==> flow/design.v <==
`timescale 1ns/1ps
`default_nettype none
module half_adder_1(a, b, sum, c_out);
input wire a, b;
output logic sum, c_out;
always_comb begin
  sum = a ^ b; 
  c_out = a & b;
end
endmodule
`timescale 1ns/1ps
`default_nettype none
module full_adder_1(a, b, c_in, sum, c_out);
input wire a, b, c_in;
output logic sum, c_out;
logic a_bar;
logic b_bar;
logic c_in_bar;
always_comb begin
  a_bar = ~a;
  b_bar = ~b;
  c_in_bar = ~c_in;
  sum = (a_bar & b_bar & c_in) | (a_bar & b & c_in_bar) | (a & b_bar & c_in_bar) | (a & b & c_in);
  c_out = (b & c_in) | (a & b) | (a & c_in);
end
endmodule
`timescale 1ns/1ps
`default_nettype none
module full_adder_2(a, b, sum, c_out);
input wire [1:0] a, b;
output logic [1:0] sum;
output logic c_out;
logic half_adder_1_0_c_out;
half_adder_1 HALF_ADDER_1_0 (.a(a[0]), .b(b[0]), .sum(sum[0]), .c_out(half_adder_1_0_c_out));
full_adder_1 FULL_ADDER_1_0 (.a(a[1]), .b(b[1]), .c_in(half_adder_1_0_c_out), .sum(sum[1]), .c_out(c_out));
endmodule
`timescale 1ns/1ps
`default_nettype none
module full_adder_3(a, b, c_in, sum, c_out);
input wire [2:0] a;
input wire b, c_in;
output logic [2:0] sum;
output logic c_out;
logic full_adder_1_0_c_out;
logic full_adder_1_1_c_out;
full_adder_1 FULL_ADDER_1_0 (.a(a[0]), .b(b), .c_in(c_in), .sum(sum[0]), .c_out(full_adder_1_0_c_out));
full_adder_1 FULL_ADDER_1_1 (.a(a[1]), .b(1'b0), .c_in(full_adder_1_0_c_out), .sum(sum[1]), .c_out(full_adder_1_1_c_out));
full_adder_1 FULL_ADDER_1_2 (.a(a[2]), .b(1'b0), .c_in(full_adder_1_1_c_out), .sum(sum[2]), .c_out(c_out));
endmodule
`timescale 1ns/1ps
`default_nettype none
module adder_8_1_bits(a, sum, c_out);
input wire [7:0] a;
output logic [2:0] sum;
output logic c_out;
logic full_adder_1_0_sum, full_adder_1_0_c_out, full_adder_1_1_sum, full_adder_1_1_c_out, full_adder_2_0_c_out;
logic [1:0] full_adder_2_0_sum;
full_adder_1 FULL_ADDER_1_0(.a(a[0]), .b(a[1]), .c_in(a[2]), .sum(full_adder_1_0_sum), .c_out(full_adder_1_0_c_out));
full_adder_1 FULL_ADDER_1_1(.a(a[3]), .b(a[4]), .c_in(a[5]), .sum(full_adder_1_1_sum), .c_out(full_adder_1_1_c_out));
full_adder_2 FULL_ADDER_2_0(.a({full_adder_1_0_c_out, full_adder_1_0_sum}), .b({full_adder_1_1_c_out, full_adder_1_1_sum}), .sum(full_adder_2_0_sum), .c_out(full_adder_2_0_c_out));
full_adder_3 FULL_ADDER_3_0(.a({full_adder_2_0_c_out, full_adder_2_0_sum}), .b(a[6]), .c_in(a[7]), .sum(sum), .c_out(c_out));
endmodule
`timescale 1ns/1ps
`default_nettype none
module comparator(live, neighbors, out);
input wire live;
input wire [2:0] neighbors;
output logic out;
always_comb begin
  out = (live & ~neighbors[2] & neighbors[1] & ~neighbors[0]) | (~neighbors[2] & neighbors[1] & neighbors[0]);
end
endmodule
`default_nettype none
`timescale 1ns/1ps
module conway_cell(clk, rst, ena, state_0, state_d, state_q, neighbors);
input wire clk;
input wire rst;
input wire ena;
input wire state_0;
output logic state_d;  
output logic state_q;
input wire [7:0] neighbors;
logic [2:0] sum;
logic c_out;
adder_8_1_bits ADDER_8_1(
    .a(neighbors),
    .sum(sum),
    .c_out(c_out)
    );
comparator COMPARATOR(
    .live(state_q),
    .neighbors(sum),
    .out(state_d)
    );
always_ff @(posedge clk ) begin
    if (rst == 1) begin
        state_q <= state_0;
    end
    else if (ena == 1) begin
        state_q <= state_d;
    end
end
endmodule
`timescale 1ns/1ps
module decoder_1_to_2(ena, in, out);
input wire ena;
input wire in;
output logic [1:0] out;
logic in_bar;
always_comb begin
  out[1] = in & ena;
  in_bar = ~ in;
  out[0] = in_bar & ena;
end
endmodule
`timescale 1ns/1ps
module decoder_2_to_4(ena, in, out);
input wire ena;
input wire [1:0] in;
output logic [3:0] out;
logic b_bar;
logic [1:0] decoder_0_out;
logic [1:0] decoder_1_out;
decoder_1_to_2 DECODER_0 (.ena(b_bar), .in(in[0]), .out(decoder_0_out[1:0]));
decoder_1_to_2 DECODER_1 (.ena(in[1]), .in(in[0]), .out(decoder_1_out[1:0]));
always_comb begin
    b_bar = ~ in[1];
    out[3] = decoder_1_out[1] & ena;
    out[2] = decoder_1_out[0] & ena;
    out[1] = decoder_0_out[1] & ena;
    out[0] = decoder_0_out[0] & ena;
end
endmodule
`timescale 1ns/1ps
module decoder_3_to_8(ena, in, out);
input wire ena;
input wire [2:0] in;
output logic [7:0] out;
logic c_bar;
logic [3:0] decoder_0_out;
logic [3:0] decoder_1_out;
decoder_2_to_4 DECODER_0 (.ena(c_bar), .in(in[1:0]), .out(decoder_0_out));
decoder_2_to_4 DECODER_1 (.ena(in[2]), .in(in[1:0]), .out(decoder_1_out));
always_comb begin
  c_bar = ~in[2];
  out[7] = decoder_1_out[3] & ena;
  out[6] = decoder_1_out[2] & ena;
  out[5] = decoder_1_out[1] & ena;
  out[4] = decoder_1_out[0] & ena;
  out[3] = decoder_0_out[3] & ena;
  out[2] = decoder_0_out[2] & ena;
  out[1] = decoder_0_out[1] & ena;
  out[0] = decoder_0_out[0] & ena;
end
endmodule
`default_nettype none
`timescale 1ns/1ps
module led_array_driver(ena, x, cells, rows, cols);
parameter N=8;  
parameter ROWS=N;
parameter COLS=N;
input wire ena;
input wire [$clog2(N):0] x;
input wire [N*N-1:0] cells;
output logic [N-1:0] rows;
output logic [N-1:0] cols;
initial begin
  if ((N <= 0) || (N > 8)) begin
    $error("N must be within 0 and 8.");
  end
  if (ROWS != COLS) begin
    $error("Non square led arrays are not supported. (%dx%d)", ROWS, COLS);
  end
  if (ROWS < N) begin
    $error("ROWS/COLS must be >= than the size of the Conway Grid.");
  end
end
wire [N-1:0] x_decoded;
decoder_3_to_8 COL_DECODER(ena, x[$clog2(N)-1:0], x_decoded);
always_comb begin
  cols = x_decoded;
  rows[0] = ~cells[x*ROWS];
  rows[1] = ~cells[x*ROWS + 1];
  rows[2] = ~cells[x*ROWS + 2];
  rows[3] = ~cells[x*ROWS + 3];
  rows[4] = ~cells[x*ROWS + 4];
  rows[5] = ~cells[x*ROWS + 5];
  rows[6] = ~cells[x*ROWS + 6];
  rows[7] = ~cells[x*ROWS + 7];
end
endmodule
`default_nettype none  
module main(clk, buttons, init_cells, leds, rgb, cols, rows);
parameter game_divider = 8;  
parameter display_divider = 2;  
parameter N = 8;  
parameter M = N + 2;  
initial if (N < 3) $error("N has to be >= 3 to make for interesting patterns.");
initial if (M !== (N+2)) $error("M must N+2=%d, not %d", N+2,M);  
input wire clk;
input wire [1:0] buttons;
logic rst; always_comb rst = buttons[0];  
input wire [N*N-1:0] init_cells;  
output logic [1:0] leds;
output logic [2:0] rgb;
output wire [N-1:0] cols;
output wire [N-1:0] rows;
logic [game_divider:0] game_counter;
logic [display_divider:0] display_counter;
logic rst_game; always_comb rst_game = buttons[0] | buttons[1];
logic step_game;
logic [$clog2(N):0] x;
wire [M*M-1:0] bordered_cells_q;  
wire [M*M-1:0] bordered_cells_d; 
logic [M*M-1:0] bordered_cells_0;  
logic [N*N-1:0] cells_q;  
logic [N*N-1:0] cells_0;  
always_comb begin : io_logic 
    leds[0] = buttons[0] ^ buttons[1];
    leds[1] = buttons[0] & buttons[1];
    rgb[0] = ~( buttons[0] & ~buttons[1]);
    rgb[1] = ~(~buttons[0] &  buttons[1]);
    rgb[2] = ~( buttons[0] &  buttons[1]);
end
led_array_driver #(.ROWS(N), .COLS(N), .N(N)) LED_DRIVER (
  .ena(1'b1),
  .cells(cells_q),
  .x(x),
  .rows(rows[N-1:0]),
  .cols(cols[N-1:0])
);
generate
  genvar r;
  for (r = 0; r < M; r = r + 1) begin : init_rows
    if ((r == 0) || (r == M-1)) begin : border_row
      always_comb bordered_cells_0[M*(r+1)-1:M*r] = 0;
    end else begin : inner_row
      always_comb bordered_cells_0[M*(r+1)-1:M*r] = {1'b0, init_cells[N*r-1:N*(r-1)], 1'b0};
    end
  end
endgenerate
function int cell_index(int i, int j);
  cell_index = M*j + i;
endfunction
generate
  genvar i;
  genvar j;
  for (i = 0; i < M; i = i + 1) begin : cells_x
    for (j = 0; j < M; j = j + 1) begin : cells_y
      if ( (i > 0) && (i < (M-1)) && (j > 0) && (j < (M-1)) ) begin
        conway_cell CELL(
          .clk(clk), .rst(rst_game), .ena(step_game),
          .neighbors({
            bordered_cells_q[cell_index(i-1, j-1)],
            bordered_cells_q[cell_index(i-1, j  )],
            bordered_cells_q[cell_index(i-1, j+1)],
            bordered_cells_q[cell_index(i  , j+1)],
            bordered_cells_q[cell_index(i+1, j+1)],
            bordered_cells_q[cell_index(i+1, j  )],
            bordered_cells_q[cell_index(i+1, j-1)],
            bordered_cells_q[cell_index(i  , j-1)]
          }),
          .state_0(bordered_cells_0[cell_index(i, j)]),
          .state_d(bordered_cells_d[cell_index(i, j)]),
          .state_q(bordered_cells_q[cell_index(i, j)])
        );
      end else begin  
        assign bordered_cells_q[cell_index(i,j)] = bordered_cells_0[cell_index(i,j)];
        assign bordered_cells_d[cell_index(i,j)] = 0;
      end
    end
  end
  for (i = 0; i < N; i = i + 1) begin
    always_comb begin
        cells_q[N*(i+1)-1:N*i] = bordered_cells_q[M*(i+2)-2:M*(i+1)+1];
        cells_0[N*(i+1)-1:N*i] = bordered_cells_0[M*(i+2)-2:M*(i+1)+1];
    end
  end
endgenerate
parameter faster_divider = 15;
always_ff @(posedge clk) begin : clocks_and_dividers  
  if (rst) begin
      game_counter <= 0;
      display_counter <= 0;
      x <= 0;
  end
  else begin
      if (game_counter[game_divider]) begin
        game_counter <= 0;
      end
      else begin 
        game_counter <= game_counter + 1;
      end
      if(display_counter[display_divider]) begin
        display_counter <= 0;
        if(x >= (N-1)) begin
          x <= 0;
        end
        else begin
          x <= x + 1;
        end
      end
      else begin
        display_counter <= display_counter + 1;
      end
  end
end  
always_comb step_game = game_counter[game_divider];  
endmodule
`default_nettype wire  
# Tool chain data of main
# Each step is given for the RTL above and for the edited RTL.
# Lines under "before" count in the file above, lines under "after" in the edited file.
# "change": "after" minus "before" as printed here. "rel_change_pct": 100 x difference / "before".
# Cell names lack the library's common part.
design:
  top: "main"
  clock: "clk"
  cell_library: "sky130hd"
  lib_corner: "tt_025C_1v80"

# Edit of the RTL
# The edit as a unified diff against the file above.
# A script made this edit. It changes what the design does and was not meant as an optimisation.
# begin of diff
@@ -193,5 +193,5 @@
 module main(clk, buttons, init_cells, leds, rgb, cols, rows);
 parameter game_divider = 8;  
-parameter display_divider = 2;  
+parameter display_divider = 4;  
 parameter N = 8;  
 parameter M = N + 2;  
# end of diff

# After elaboration
# Yosys after proc, flatten, opt, wreduce and memory -nomap, before mapping. Memory bits, and registers merged into a memory's read port (data or address), are not among the register bits. Print and check cells are not counted. Equal cells are merged and count once.
bits:
  columns: ["item", "before", "after", "change", "rel_change_pct"]
  rows:
  - ["reg_bits", 80, 82, 2, 2.50]
  - ["latchBits", 0, 0, 0, null]
  - ["ramBits", 0, 0, 0, null]
  - ["mem_bits_ro", 0, 0, 0, null]
  - ["clocked_rd_ports_x_width", 0, 0, 0, null]
  - ["n_memories", 0, 0, 0, null]
  - ["inputBits", 67, 67, 0, 0.00]
  - ["output_inout_bits", 21, 21, 0, 0.00]
  - ["wordCells", 4306, 4306, 0, 0.00]
op_classes:
  columns: ["item", "before", "after", "change", "rel_change_pct"]
  rows:
  - ["n_addsub", 10, 10, 0, 0.00]
  - ["mul", 0, 0, 0, null]
  - ["div", 0, 0, 0, null]
  - ["cmp", 1, 1, 0, 0.00]
  - ["n_eq", 0, 0, 0, null]
  - ["shift", 8, 8, 0, 0.00]
  - ["muxes", 129, 129, 0, 0.00]
  - ["logic", 4088, 4088, 0, 0.00]
  - ["reduce_logical", 3, 3, 0, 0.00]
op_table:
  columns: ["operator", "before", "after", "change", "rel_change_pct"]
  rows:
  - ["adder 3 x 1 -> 3 bit with constant B", 1, 0, -1, -100.00]
  - ["adder 5 x 1 -> 5 bit with constant B", 0, 1, 1, null]
  - ["AND 1 bit", 2301, 2301, 0, 0.00]
  - ["OR 1 bit", 1112, 1112, 0, 0.00]
  - ["NOT 1 bit", 619, 619, 0, 0.00]
  - ["2-to-1 mux 1 bit", 128, 128, 0, 0.00]
  - ["XOR 1 bit", 56, 56, 0, 0.00]
  - ["variable part select 64 x 32 -> 1 bit", 7, 7, 0, 0.00]
  - ["adder 7 x 3 -> 8 bit with constant B", 4, 4, 0, 0.00]
  - ["adder 7 x 2 -> 8 bit with constant B", 2, 2, 0, 0.00]
  - ["OR reduction 2 bit", 2, 2, 0, 0.00]
  - ["adder 4 x 1 -> 4 bit with constant B", 1, 1, 0, 0.00]
  - ["adder 7 x 1 -> 8 bit with constant B", 1, 1, 0, 0.00]
  - ["adder 9 x 1 -> 9 bit with constant B", 1, 1, 0, 0.00]
  - [">= comparator 4 x 3 -> 1 bit with constant B", 1, 1, 0, 0.00]
  - ["2-to-1 mux 4 bit", 1, 1, 0, 0.00]
  - ["nonzero test 2 bit", 1, 1, 0, 0.00]
  - ["variable part select 64 x 8 -> 1 bit", 1, 1, 0, 0.00]

# Logic depth
# Longest topological path by Yosys (ltp), each cell counted once; first at word level (registers and memories cut), then after technology mapping (sequential cells cut; the memories' decode and read muxes count).
logic_depth:
  columns: ["item", "before", "after", "change", "rel_change_pct"]
  rows:
  - ["ltp_word", 23, 23, 0, 0.00]
  - ["abc_area", "0", "0", null, null]
  - ["depth_mapped", 11, 11, 0, 0.00]
  - ["ltp_nobuf", 11, 11, 0, 0.00]

# Netlist
# Source: synth_stat.txt of the flow (Yosys; design flattened, memories mapped). It holds for the ABC_AREA given above (unset counts as 0); a run with the other value may have another netlist.
types:
  columns: ["cell_type", "before", "after", "change", "rel_change_pct"]
  rows:
  - ["inv_1", 369, 375, 6, 1.63]
  - ["a21oi_1", 48, 44, -4, -8.33]
  - ["o21ai_0", 14, 18, 4, 28.57]
  - ["nand2b_1", 5, 1, -4, -80.00]
  - ["nor3_1", 1, 5, 4, 400.00]
  - ["o22ai_1", 14, 11, -3, -21.43]
  - ["o211ai_1", 12, 9, -3, -25.00]
  - ["o2111ai_1", 6, 9, 3, 50.00]
  - ["buf_1", 1, 4, 3, 300.00]
  - ["a22o_1", 0, 3, 3, null]
  - ["xor2_1", 37, 39, 2, 5.41]
  - ["nand2_1", 28, 26, -2, -7.14]
  - ["dfxtp_1", 16, 18, 2, 12.50]
  - ["buf_2", 12, 10, -2, -16.67]
  - ["nor2_1", 4, 6, 2, 50.00]
  - ["nor3b_1", 2, 0, -2, -100.00]
  - ["mux4_1", 13, 12, -1, -7.69]
  - ["nand3_1", 5, 6, 1, 20.00]
# The list need not be complete.
mapped:
  columns: ["item", "before", "after", "change", "rel_change_pct"]
  rows:
  - ["mapped_cells", 1132, 1139, 7, 0.62]
  - ["synth_area_um2", 11945.2, 12007.8, 62.6, 0.52]
  - ["seq_area_um2", 2242.2, 2282.2, 40.0, 1.78]
  - ["ff_cells", 80, 82, 2, 2.50]
  - ["n_buf", 24, 23, -1, -4.17]
# The figures by module come from a second, unflattened synthesis with its own total; it is not the netlist above.
unflattened:
  columns: ["item", "before", "after", "change", "rel_change_pct"]
  rows:
  - ["cells_unflattened", 975, 985, 10, 1.03]
  - ["area_unflattened_um2", 14496.4, 14582.7, 86.3, 0.60]
# Each row is one instance without its submodules.
by_module_before:
  columns: ["module", "instances", "n_cells", "area_um2", "mod_seq_area_um2"]
  rows:
  - ["full_adder_1", 384, 1, 20.0, 0.0]
  - ["conway_cell", 64, 3, 51.3, 30.0]
  - ["comparator", 64, 2, 16.3, 0.0]
  - ["half_adder_1", 64, 1, 12.5, 0.0]
  - ["main", 1, 79, 700.7, 320.3]
  - ["led_array_driver", 1, 37, 566.8, 0.0]
  - ["full_adder_3", 64, 1, 3.8, 0.0]
  - ["decoder_1_to_2", 4, 2, 16.3, 0.0]
  - ["decoder_2_to_4", 2, 5, 28.8, 0.0]
  - ["decoder_3_to_8", 1, 9, 53.8, 0.0]
  - ["adder_8_1_bits", 64, 0, 0.0, 0.0]
  - ["full_adder_2", 64, 0, 0.0, 0.0]
by_module_after:
  columns: ["module", "instances", "n_cells", "area_um2", "mod_seq_area_um2"]
  rows:
  - ["full_adder_1", 384, 1, 20.0, 0.0]
  - ["conway_cell", 64, 3, 51.3, 30.0]
  - ["comparator", 64, 2, 16.3, 0.0]
  - ["half_adder_1", 64, 1, 12.5, 0.0]
  - ["main", 1, 89, 787.0, 360.3]
  - ["led_array_driver", 1, 37, 566.8, 0.0]
  - ["full_adder_3", 64, 1, 3.8, 0.0]
  - ["decoder_1_to_2", 4, 2, 16.3, 0.0]
  - ["decoder_2_to_4", 2, 5, 28.8, 0.0]
  - ["decoder_3_to_8", 1, 9, 53.8, 0.0]
  - ["adder_8_1_bits", 64, 0, 0.0, 0.0]
  - ["full_adder_2", 64, 0, 0.0, 0.0]

# Worst setup path after synthesis
# OpenSTA on the mapped netlist: ideal clock, no wires. The path of least setup slack (recovery checks aside). Input and output delay are each 20% of the period. Register names are those of the netlist, which keeps one name where synthesis merged equal registers.
synth_timing:
  columns: ["item", "before", "after", "change", "rel_change_pct"]
  rows:
  - ["kind", "input to register", "input to register", null, null]
  - ["from", "input buttons[0]", "input buttons[0]", null, null]
  - ["to", "register cells_x[1].cells_y[1].genblk1.CELL.state_q", "register cells_x[1].cells_y[1].genblk1.CELL.state_q", null, null]
  - ["period_ns", 7.0, 7.0, 0.0, 0.00]
  - ["in_delay_ns", 1.400, 1.400, 0.000, 0.00]
  - ["setup_time_ns", 0.432, 0.432, 0.000, null]
  - ["launch_ns", 1.400, 1.400, 0.000, 0.00]
  - ["t_arrival_ns", 3.612, 3.735, 0.123, 3.41]
  - ["required_ns", 6.568, 6.568, 0.000, 0.00]
  - ["path_slack_ns", 2.956, 2.833, -0.123, null]
  - ["path_delay_ns", 2.644, 2.767, 0.123, 4.65]
  - ["path_stages", 6, 6, 0, 0.00]
  - ["n_path_buf", 3, 3, 0, 0.00]
  - ["synth_period_reached_ns", 4.044, 4.167, 0.123, 3.04]
# "path_delay_ns" = arrival - input delay + setup time.
# "path_stages" counts driving pins, that of a launching flip-flop among them; a cell with two outputs on the path counts twice.
# "synth_period_reached_ns" is the clock period less the worst setup slack; recovery checks do not enter. This is arithmetic on one report: input and output delays are still those of the set period (20% each).
# Between the ends stands the longest chain of elaborated cells between them, by number of cells; it is not shown to be the way that was timed. Of several equally long chains one is given.
# A line is the first line of the expression or statement that the cell stems from. Yosys adds cells for indexed reads and writes and turns some case tables into memories.
# before: Only ways into the end's enable, where the timed path ends, are counted here.
synth_between_before:
  cell_sequence: "buf_2 inv_1 ha_1 buf_2 buf_2 nand2b_1"
  elab_chain_len: 2
  cells_between: 2
  cone_lines: 1
  cone_classes: "logic: 1; reduce/logical: 1"
synth_rtl_before:
  columns: ["item", "line", "source"]
  rows:
  - ["start: declaration", 201, "input wire [1:0] buttons;"]
  - ["OR 1 bit", 210, "logic rst_game; always_comb rst_game = buttons[0] | buttons[1];"]
  - ["nonzero test 2 bit", null, null]
  - ["end: assignment", 97, "state_q <= state_0;"]
  - ["end: assignment", 100, "state_q <= state_d;"]
  - ["end: declaration", 81, "output logic state_q;"]
# after: Only ways into the end's enable, where the timed path ends, are counted here.
synth_between_after:
  cell_sequence: "clkbuf_1 inv_1 ha_1 buf_2 buf_2 nand2b_1"
  elab_chain_len: 2
  cells_between: 2
  cone_lines: 1
  cone_classes: "logic: 1; reduce/logical: 1"
synth_rtl_after:
  columns: ["item", "line", "source"]
  rows:
  - ["start: declaration", 201, "input wire [1:0] buttons;"]
  - ["OR 1 bit", 210, "logic rst_game; always_comb rst_game = buttons[0] | buttons[1];"]
  - ["nonzero test 2 bit", null, null]
  - ["end: assignment", 97, "state_q <= state_0;"]
  - ["end: assignment", 100, "state_q <= state_d;"]
  - ["end: declaration", 81, "output logic state_q;"]

# Worst path after layout
# Path of least setup slack in the final report of each run of pair A (OpenROAD, finished layout, wires in). Where an end is a register, its clock arrival counts in the times.
layout_timing:
  columns: ["item", "before", "after", "change", "rel_change_pct"]
  rows:
  - ["kind", "input to output", "input to output", null, null]
  - ["from", "input buttons[0]", "input buttons[0]", null, null]
  - ["to", "output leds[0]", "output leds[0]", null, null]
  - ["period_ns", 7.0, 7.0, 0.0, 0.00]
  - ["in_delay_ns", 1.40, 1.40, 0.00, 0.00]
  - ["out_delay_ns", 1.40, 1.40, 0.00, 0.00]
  - ["launch_ns", 1.40, 1.40, 0.00, 0.00]
  - ["t_arrival_ns", 3.10, 3.10, 0.00, 0.00]
  - ["required_ns", 5.60, 5.60, 0.00, 0.00]
  - ["path_slack_ns", 2.50, 2.50, 0.00, null]
  - ["path_stages", 4, 4, 0, 0.00]
  - ["n_path_buf", 2, 2, 0, 0.00]
# Between the ends stands the longest chain of elaborated cells between them, by number of cells; it is not shown to be the way that was timed. Of several equally long chains one is given.
layout_between_before:
  cell_sequence: "clkdlybuf4s50_1 inv_1 ha_4 clkdlybuf4s50_1"
  elab_chain_len: 1
  cells_between: 1
  cone_lines: 1
  cone_classes: "logic: 1"
layout_rtl_before:
  columns: ["item", "line", "source"]
  rows:
  - ["start: declaration", 201, "input wire [1:0] buttons;"]
  - ["XOR 1 bit", 219, "leds[0] = buttons[0] ^ buttons[1];"]
  - ["end: declaration", 204, "output logic [1:0] leds;"]
layout_between_after:
  cell_sequence: "clkdlybuf4s50_1 inv_1 ha_4 clkdlybuf4s50_1"
  elab_chain_len: 1
  cells_between: 1
  cone_lines: 1
  cone_classes: "logic: 1"
layout_rtl_after:
  columns: ["item", "line", "source"]
  rows:
  - ["start: declaration", 201, "input wire [1:0] buttons;"]
  - ["XOR 1 bit", 219, "leds[0] = buttons[0] ^ buttons[1];"]
  - ["end: declaration", 204, "output logic [1:0] leds;"]

# Flow runs
# Both versions went through the flow (Yosys, OpenROAD) with the same settings in each pair. Constraints: input delay and output delay 20% of the set period each, output load 0.01 pF.
flow_settings_pair_A:
  CORE_UTILIZATION: 40
  PLACE_DENSITY: 0.6
  period_ns: 7.0
  CAP_MARGIN: 20
  CORE_MARGIN: 2
  SLEW_MARGIN: 20
measured_pair_A:
  columns: ["item", "before", "after", "change", "rel_change_pct"]
  rows:
  - ["synth_area_um2", 11945.2, 12007.8, 62.6, 0.52]
  - ["die_um2", 31261.8, 31421.1, 159.3, 0.51]
  - ["final_cell_area_um2", 13533.0, 13599.3, 66.3, 0.49]
  - ["post_route_util_pct", 45.8, 45.9, 0.1, null]
  - ["timing.setup.ws_ns", 2.502, 2.498, -0.004, null]
  - ["final_setup_tns_ns", 0.000, 0.000, 0.000, null]
  - ["fin_hold_ws_ns", 0.423, 0.478, 0.055, null]
  - ["timing.achieved_period_ns", 4.498, 4.502, 0.004, 0.09]
flow_settings_pair_B:
  CORE_UTILIZATION: 35
  GPL_ROUTABILITY_DRIVEN: 0
  GPL_TIMING_DRIVEN: 0
  MAX_ROUTING_LAYER: "met5"
  MIN_ROUTING_LAYER: "met1"
  PLACE_DENSITY_LB_ADDON: 0.02
  period_ns: 3.16
  CAP_MARGIN: 20
  CORE_MARGIN: 2
  SLEW_MARGIN: 20
measured_pair_B:
  columns: ["item", "before", "after", "change", "rel_change_pct"]
  rows:
  - ["synth_area_um2", 11945.2, 12007.8, 62.6, 0.52]
  - ["die_um2", 35622.8, 35806.1, 183.3, 0.51]
  - ["final_cell_area_um2", 14491.4, 14317.5, -173.9, -1.20]
  - ["post_route_util_pct", 43.2, 42.5, -0.7, null]
  - ["timing.setup.ws_ns", 0.152, 0.116, -0.036, null]
  - ["final_setup_tns_ns", 0.000, 0.000, 0.000, null]
  - ["fin_hold_ws_ns", 0.429, 0.472, 0.043, null]
  - ["timing.achieved_period_ns", 3.008, 3.044, 0.036, 1.20]
# "timing.achieved_period_ns" is the run's clock period less its worst setup slack. It is reckoned from that one timing run; input and output delays stay at 20% of the period that was set.
